==> flow/design.v <==
`timescale 1ns/1ns
 `timescale 1ns/1ns
module signed_shifter (input wire [4-1:0] i,
                       input wire signed [16:0] D,
                       output reg signed [16:0] Q);
always @ *
begin
Q = D >>> i;  
end
endmodule
 `timescale 1ns/1ns
module rotator (
    input wire clk,
    input wire rst,
    input wire signed  [16:0]    x_i,
    input wire signed  [16:0]    y_i,
    output wire signed [16:0]    x_o,
    output wire signed [16:0]    y_o
    );
    parameter integer iteration             = 0;  
    parameter signed [16:0] tangle = 0;  
    reg signed [16:0] x_1;
    reg signed [16:0] y_1;
    wire signed [16:0] x_i_shifted;
    wire signed [16:0] y_i_shifted;
    signed_shifter x_shifter(iteration,x_i,x_i_shifted);
    signed_shifter y_shifter(iteration,y_i,y_i_shifted);
    always @ (posedge clk)
        if (rst) begin
            x_1 <= 0;
            y_1 <= 0;
            end else begin
            if (y_i > 0) begin   
                x_1 <= x_i + y_i_shifted;  
                y_1 <= y_i - x_i_shifted;  
                end else begin
                x_1 <= x_i - y_i_shifted;  
                y_1 <= y_i + x_i_shifted;  
            end
        end
        assign x_o = x_1;
        assign y_o = y_1;
endmodule
 `timescale 1ns/1ns
module cordic (
    input wire clk,
    input wire rst,
    input wire                        valid_i,
    input wire signed [16:0]    x_i,
    input wire signed [16:0]    y_i,
    output wire                        valid_o,
    output wire signed [16:0]    x_o,
    output wire signed [16:0]    y_o
    );
    function [16:0] tanangle;
        input [3:0] i;
        begin
            case (i)
                4'b0000: tanangle = 17'd25735;     
                4'b0001: tanangle = 17'd15192;     
                4'b0010: tanangle = 17'd8027;      
                4'b0011: tanangle = 17'd4075;      
                4'b0100: tanangle = 17'd2045;      
                4'b0101: tanangle = 17'd1024;      
                4'b0110: tanangle = 17'd512;       
                4'b0111: tanangle = 17'd256;       
                4'b1000: tanangle = 17'd128;       
                4'b1001: tanangle = 17'd64;        
                4'b1010: tanangle = 17'd32;        
                4'b1011: tanangle = 17'd16;        
                4'b1100: tanangle = 17'd8;         
                4'b1101: tanangle = 17'd4;         
                4'b1110: tanangle = 17'd2;         
                4'b1111: tanangle = 17'd1;         
            endcase
        end
    endfunction
    wire signed [16:0] x [16-1:0];
    wire signed [16:0] y [16-1:0];
    assign x[0]    = x_i < 0  ? -x_i 
                                : x_i;
    assign y[0]    = y_i < 0  ? -y_i
                                : y_i;
    assign x_o     = x[16-1];
    assign y_o     = y[16-1];
    reg [16-2:0] valid_pipe;
    always @ (posedge clk)
        if (rst)
            valid_pipe <= 0;
        else
            valid_pipe <= {valid_pipe[16-3:0], valid_i};
    assign valid_o = valid_pipe[16-2];
    genvar i;
    generate
    for(i = 0;i<16-1;i = i+1)
    begin
        rotator #(.iteration(i), .tangle(tanangle(i))) U (clk,rst,x[i],y[i],x[i+1],y[i+1]);
    end
    endgenerate
endmodule
=== From RTL to reports: cordic ===
Tool output for the design above, in the order of the flow.
Lines are those of the file above, counted from 1.
Operators carry their Yosys type and port widths (W data, S select, Z words).
Cell names lack the library's common part.
Not given: -

* Top module: cordic
* Clock: clk
* Library: sky130hd
* Timing corner: tt_025C_1v80

=== Word level ===
Source: Yosys, flattened and elaborated. Widths are those after wreduce; folded enables and synchronous resets count as part of the registers. Registers that Yosys merges into a memory's read port (data or address) are not register bits. Print and check cells do not count. Equal cells are merged and count once.

* Bits in registers: 525
* Latch bits: 0
* Bits in writable memories: 0
* ROM bits: 0
* Clocked read ports x word width: 0
* Memory cells: 0
* Word-level cells: 141

* Add/subtract/negate cells: 61
* $mul: 0
* Div/mod/pow operators: 0
* Magnitude comparators: 17
* Equality and inequality tests: 0
* Shift operators: 0
* Muxes and demuxes: 32
* Bitwise gates (word level): 0
* Reductions and logical operators: 0

{| class="wikitable"
|+ Operator list
! operator !! number
|-
| $mux W17 || 32
|-
| $gt A17 B1 Y1 const B || 15
|-
| $lt A17 B1 Y1 const B || 2
|-
| $add A17 B10 Y17 || 2
|-
| $sub A17 B10 Y17 || 2
|-
| $add A17 B11 Y17 || 2
|-
| $sub A17 B11 Y17 || 2
|-
| $add A17 B12 Y17 || 2
|-
| $sub A17 B12 Y17 || 2
|-
| $add A17 B13 Y17 || 2
|-
| $sub A17 B13 Y17 || 2
|-
| $add A17 B14 Y17 || 2
|-
| $sub A17 B14 Y17 || 2
|-
| $add A17 B15 Y17 || 2
|-
| $sub A17 B15 Y17 || 2
|-
| $add A17 B16 Y17 || 2
|-
| $sub A17 B16 Y17 || 2
|-
| $sub A17 B17 Y17 || 2
|-
| $add A17 B3 Y17 || 2
|-
| $sub A17 B3 Y17 || 2
|-
| $add A17 B4 Y17 || 2
|-
| $sub A17 B4 Y17 || 2
|-
| $add A17 B5 Y17 || 2
|-
| $sub A17 B5 Y17 || 2
|-
| $add A17 B6 Y17 || 2
|-
| $sub A17 B6 Y17 || 2
|-
| $add A17 B7 Y17 || 2
|-
| $sub A17 B7 Y17 || 2
|}

Not listed: further kinds 6, cells in them 11.

=== Longest topological paths ===
Yosys ltp: most cells in a row. Word level: on the elaborated netlist, between registers, memories and ports. Mapped: between sequential cells and ports; inverters and the memories' decode and read muxes count.

* Depth in word-level cells: 4
* ABC_AREA: 0
* Depth in mapped cells: 22
* Mapped depth without buffers: 21

=== Synthesis result ===
Yosys stat after the flow's synthesis: flattened, memories mapped to cells. It holds for the ABC_AREA given above (unset counts as 0); a run with the other value may have another netlist.

* Cell count: 5291
* Synthesis area: 41622.4 um^2
* Sequential part of the area: 10490.1 um^2
* Mapped flip-flops: 524

{| class="wikitable"
|+ Cell types
! cell type !! number !! total area (um^2)
|-
| dfxtp_1 || 524 || 1.05E+04
|-
| ha_1 || 560 || 7006.72
|-
| xnor2_1 || 331 || 2899.03
|-
| nor2_1 || 706 || 2.65E+03
|-
| a21oi_1 || 380 || 1.9E+03
|-
| xor2_1 || 208 || 1.82E+03
|-
| inv_1 || 375 || 1407.6
|-
| o21ai_0 || 261 || 1.31E+03
|-
| nand2_1 || 339 || 1272.47
|-
| nor3_1 || 211 || 1.06E+03
|-
| a21o_1 || 115 || 863.328
|-
| nor2b_1 || 131 || 819.536
|-
| fa_1 || 31 || 620.595
|-
| nand3_1 || 113 || 565.542
|-
| o31ai_1 || 66 || 495.475
|-
| nand2b_1 || 69 || 431.664
|-
| clkbuf_1 || 110 || 412.896
|-
| nor4_1 || 62 || 387.872
|}

Not listed: further types 55, cells in them 699.
By module: a second synthesis without flattening, with its own total; a netlist apart from the flattened one above.

* Cell total of the unflattened synthesis: 8881
* Area total of the unflattened synthesis: 75506.2 um^2

Each row is one instance without its submodules.

{| class="wikitable"
|+ By module
! module !! instances !! cells !! area (um^2) !! seq. area (um^2)
|-
| signed_shifter || 30 || 102 || 948.4 || 0.0
|-
| rotator || 1 || 404 || 3181.8 || 680.7
|-
| rotator || 1 || 399 || 3159.3 || 680.7
|-
| rotator || 1 || 380 || 3083.0 || 680.7
|-
| rotator || 1 || 380 || 3083.0 || 680.7
|-
| rotator || 1 || 380 || 3083.0 || 680.7
|-
| rotator || 1 || 380 || 3083.0 || 680.7
|-
| rotator || 1 || 380 || 3083.0 || 680.7
|-
| rotator || 1 || 380 || 3083.0 || 680.7
|-
| rotator || 1 || 380 || 3083.0 || 680.7
|-
| rotator || 1 || 380 || 3083.0 || 680.7
|-
| rotator || 1 || 379 || 3079.2 || 680.7
|-
| rotator || 1 || 370 || 2976.6 || 680.7
|-
| rotator || 1 || 370 || 2976.6 || 680.7
|}

Further modules, not shown: 3.

=== Worst setup path after synthesis ===
Path of least setup slack by OpenSTA after synthesis, without wires, with an ideal clock, recovery checks aside; 20% of the period is set as input and as output delay. Where synthesis merged equal registers, the netlist keeps one of their names.

* Path kind: reg2reg
* From: register genblk1[1].U.y_1[2]
* To: register genblk1[2].U.x_1[16]
* Clock period: 4600 ps
* Arrival time: 4746 ps
* Required time: 4530 ps
* Slack: -216 ps
* Delay of the path: 4816 ps
* Driving pins on the path: 22
* Synthesis period reached: 4816 ps

"delay of the path" = arrival - input delay + setup time.
"driving pins on the path" counts driving pins, that of a launching flip-flop among them; a cell with two outputs on the path counts twice.
"synthesis period reached" is the clock period less the worst setup slack; recovery checks do not enter. This is arithmetic on one report: input and output delays are still those of the set period (20% each).
The rows between start and end are the longest chain of elaborated cells between them; the timing report does not say that the signal goes this way. Where chains are equally long, one stands for them.
A line is the first line of the expression or statement that the cell stems from. Yosys adds cells for indexed reads and writes and turns some case tables into memories.
At most two assigning lines are given for a register; there are more.

* Path through: dfxtp_1 -> inv_1 -> ha_1 -> or4b_2 -> nor4b_1 -> nand2_1 -> or3_1 -> nand2b_1 -> buf_1 -> nor2_1 -> xnor2_1 -> ha_1 -> nor2b_1 -> o21ai_0 -> a21boi_0 -> o21ai_0 -> a21oi_1 -> a41oi_1 -> a211oi_1 -> o31a_1 -> or3_1 -> a21oi_1
* Length of the longest elaborated chain: 2
* Elaborated cells on any way between the ends: 4
* RTL lines with such cells: 3
* Those cells by class: add/sub: 2; compare: 1; mux: 1

{| class="wikitable"
|+ RTL lines, path after synthesis
! what !! RTL line !! RTL
|-
| start: declaration || 23 || <nowiki>reg signed [16:0] y_1;</nowiki>
|-
| start: assignment || 35 || <nowiki>y_1 <= y_i - x_i_shifted;</nowiki>
|-
| start: assignment || 38 || <nowiki>y_1 <= y_i + x_i_shifted;</nowiki>
|-
| $sub A17 B15 Y17 || 37 || <nowiki>x_1 <= x_i - y_i_shifted;</nowiki>
|-
| $mux W17 || 33 || <nowiki>if (y_i > 0) begin</nowiki>
|-
| end: assignment || 34 || <nowiki>x_1 <= x_i + y_i_shifted;</nowiki>
|-
| end: assignment || 37 ||
|-
| end: declaration || 22 || <nowiki>reg signed [16:0] x_1;</nowiki>
|}

=== Path in the finished layout ===
From the final timing report of run 1: the path of least setup slack in the routed layout; clock arrival at registers is part of the times.
The path's times are printed in steps of 10 ps; the period is the one set.

* Path kind: reg2reg
* From: register genblk1[1].U.y_1[3]
* To: register genblk1[2].U.x_1[16]
* Clock period: 3090 ps
* Arrival time: 4830 ps
* Required time: 3710 ps
* Slack: -1120 ps
* Driving pins on the path: 21

The rows between start and end are the longest chain of elaborated cells between them; the timing report does not say that the signal goes this way. Where chains are equally long, one stands for them.
At most two assigning lines are given for a register; there are more.

* Path through: dfxtp_2 -> inv_2 -> ha_4 -> or4b_4 -> nor4b_4 -> nand2_2 -> or3_4 -> nand2b_4 -> nor2_4 -> xnor2_2 -> ha_1 -> nor2b_4 -> o21ai_4 -> a21boi_4 -> o21ai_2 -> a21oi_2 -> a41oi_2 -> a211oi_2 -> o31a_1 -> or3_1 -> a21oi_2
* Length of the longest elaborated chain: 2
* Elaborated cells on any way between the ends: 4
* RTL lines with such cells: 3
* Those cells by class: add/sub: 2; compare: 1; mux: 1

{| class="wikitable"
|+ RTL lines, path after layout
! what !! RTL line !! RTL
|-
| start: declaration || 23 || <nowiki>reg signed [16:0] y_1;</nowiki>
|-
| start: assignment || 35 || <nowiki>y_1 <= y_i - x_i_shifted;</nowiki>
|-
| start: assignment || 38 || <nowiki>y_1 <= y_i + x_i_shifted;</nowiki>
|-
| $sub A17 B15 Y17 || 37 || <nowiki>x_1 <= x_i - y_i_shifted;</nowiki>
|-
| $mux W17 || 33 || <nowiki>if (y_i > 0) begin</nowiki>
|-
| end: assignment || 34 || <nowiki>x_1 <= x_i + y_i_shifted;</nowiki>
|-
| end: assignment || 37 ||
|-
| end: declaration || 22 || <nowiki>reg signed [16:0] x_1;</nowiki>
|}

Memo
Re: implementation data of cordic

5 stored runs of cordic in the flow (synthesis by Yosys, layout by OpenROAD, sky130hd cells), in arbitrary order. Constraints: input delay and output delay 20% of the set period each, output load 0.01 pF.
"reached clock period": clock period set for the run, less the worst setup slack. It is reckoned from that one timing run; input and output delays stay at 20% of the period that was set.
By "allowed time less slack (worst setup path)" is meant the share of the clock period that the worst setup path is allowed (20% is reserved at inputs, 20% at outputs), minus its slack. Clock arrival times at its registers enter into it.
"allowed time less slack (worst setup path)" is known to 10 ps.

=== Run 1 ===
{| class="wikitable"
! Setting !! Value
|-
| CAP_MARGIN || 40
|-
| CELL_PAD_IN_SITES_GLOBAL_PLACEMENT || 2
|-
| CORE_ASPECT_RATIO || 0.59
|-
| CORE_MARGIN || 8
|-
| CORE_UTILIZATION || 17
|-
| CTS_CLUSTER_DIAMETER || 53
|-
| GPL_ROUTABILITY_DRIVEN || 0
|-
| GPL_TIMING_DRIVEN || 1
|-
| MAX_ROUTING_LAYER || met5
|-
| MIN_ROUTING_LAYER || met2
|-
| SETUP_SLACK_MARGIN || 0.31
|-
| SLEW_MARGIN || 35
|-
| TNS_END_PERCENT || 65
|-
| period_ns || 3.09
|-
! Result !! Value
|-
| Lowest hold slack || 327 ps
|-
| Standard-cell area of the final layout || 74049.8 um^2
|-
| Overall die area || 261481.0 um^2
|-
| Smallest setup slack || -1120 ps
|-
| Utilization after layout || 30.4 %
|-
| Area of the synthesized netlist || 41622.4 um^2
|-
| Total negative slack on setup checks || -171724 ps
|-
| Allowed time less slack (worst setup path) || 4210 ps
|-
| Critical path type || reg2reg
|-
| Reached clock period || 4210 ps
|}

=== Run 2 ===
{| class="wikitable"
! Setting !! Value
|-
| ABC_AREA || 0
|-
| CELL_PAD_IN_SITES_DETAIL_PLACEMENT || 1
|-
| TNS_END_PERCENT || 60
|-
| period_ns || 4.6
|-
| CAP_MARGIN || 20
|-
| CORE_MARGIN || 2
|-
| CORE_UTILIZATION || 40
|-
| SLEW_MARGIN || 20
|-
! Result !! Value
|-
| Area of the synthesized netlist || 41622.4 um^2
|-
| Lowest hold slack || 436 ps
|-
| Standard-cell area of the final layout || 47979.8 um^2
|-
| Total negative slack on setup checks || 0 ps
|-
| Utilization after layout || 46.4 %
|-
| Smallest setup slack || 204 ps
|-
| Allowed time less slack (worst setup path) || 4400 ps
|-
| Critical path type || reg2reg
|-
| Overall die area || 106651.0 um^2
|-
| Reached clock period || 4396 ps
|}

=== Run 3 ===
{| class="wikitable"
! Setting !! Value
|-
| ABC_AREA || 0
|-
| CAP_MARGIN || 30
|-
| CELL_PAD_IN_SITES_DETAIL_PLACEMENT || 1
|-
| CELL_PAD_IN_SITES_GLOBAL_PLACEMENT || 3
|-
| CORE_ASPECT_RATIO || 1.6
|-
| CORE_MARGIN || 8
|-
| MAX_ROUTING_LAYER || met4
|-
| MIN_ROUTING_LAYER || met2
|-
| TNS_END_PERCENT || 60
|-
| period_ns || 4.6
|-
| CORE_UTILIZATION || 40
|-
| SLEW_MARGIN || 20
|-
! Result !! Value
|-
| Standard-cell area of the final layout || 48891.9 um^2
|-
| Overall die area || 114921.0 um^2
|-
| Total negative slack on setup checks || 0 ps
|-
| Utilization after layout || 47.4 %
|-
| Smallest setup slack || 211 ps
|-
| Allowed time less slack (worst setup path) || 4390 ps
|-
| Critical path type || reg2reg
|-
| Reached clock period || 4389 ps
|-
| Lowest hold slack || 443 ps
|-
| Area of the synthesized netlist || 41622.4 um^2
|}

=== Run 4 ===
{| class="wikitable"
! Setting !! Value
|-
| CAP_MARGIN || 40
|-
| CELL_PAD_IN_SITES_GLOBAL_PLACEMENT || 2
|-
| CORE_ASPECT_RATIO || 0.59
|-
| CORE_MARGIN || 8
|-
| CORE_UTILIZATION || 17
|-
| CTS_CLUSTER_DIAMETER || 46
|-
| GPL_ROUTABILITY_DRIVEN || 0
|-
| GPL_TIMING_DRIVEN || 1
|-
| MAX_ROUTING_LAYER || met5
|-
| MIN_ROUTING_LAYER || met2
|-
| PLACE_DENSITY_LB_ADDON || 0.04
|-
| SETUP_SLACK_MARGIN || 0.33
|-
| SLEW_MARGIN || 25
|-
| TNS_END_PERCENT || 35
|-
| period_ns || 3.09
|-
! Result !! Value
|-
| Overall die area || 261481.0 um^2
|-
| Area of the synthesized netlist || 41622.4 um^2
|-
| Allowed time less slack (worst setup path) || 4250 ps
|-
| Critical path type || reg2reg
|-
| Smallest setup slack || -1162 ps
|-
| Lowest hold slack || 185 ps
|-
| Standard-cell area of the final layout || 73410.4 um^2
|-
| Reached clock period || 4252 ps
|-
| Total negative slack on setup checks || -189165 ps
|-
| Utilization after layout || 30.2 %
|}

=== Run 5 ===
{| class="wikitable"
! Setting !! Value
|-
| CELL_PAD_IN_SITES_DETAIL_PLACEMENT || 1
|-
| CORE_UTILIZATION || 68
|-
| CTS_CLUSTER_DIAMETER || 38
|-
| CTS_CLUSTER_SIZE || 30
|-
| GPL_ROUTABILITY_DRIVEN || 1
|-
| GPL_TIMING_DRIVEN || 0
|-
| MAX_ROUTING_LAYER || met4
|-
| PLACE_DENSITY_LB_ADDON || 0.13
|-
| TNS_END_PERCENT || 60
|-
| period_ns || 5.67
|-
| CAP_MARGIN || 20
|-
| CORE_MARGIN || 2
|-
| SLEW_MARGIN || 20
|}
Incomplete, placement halted on DPL-0033.
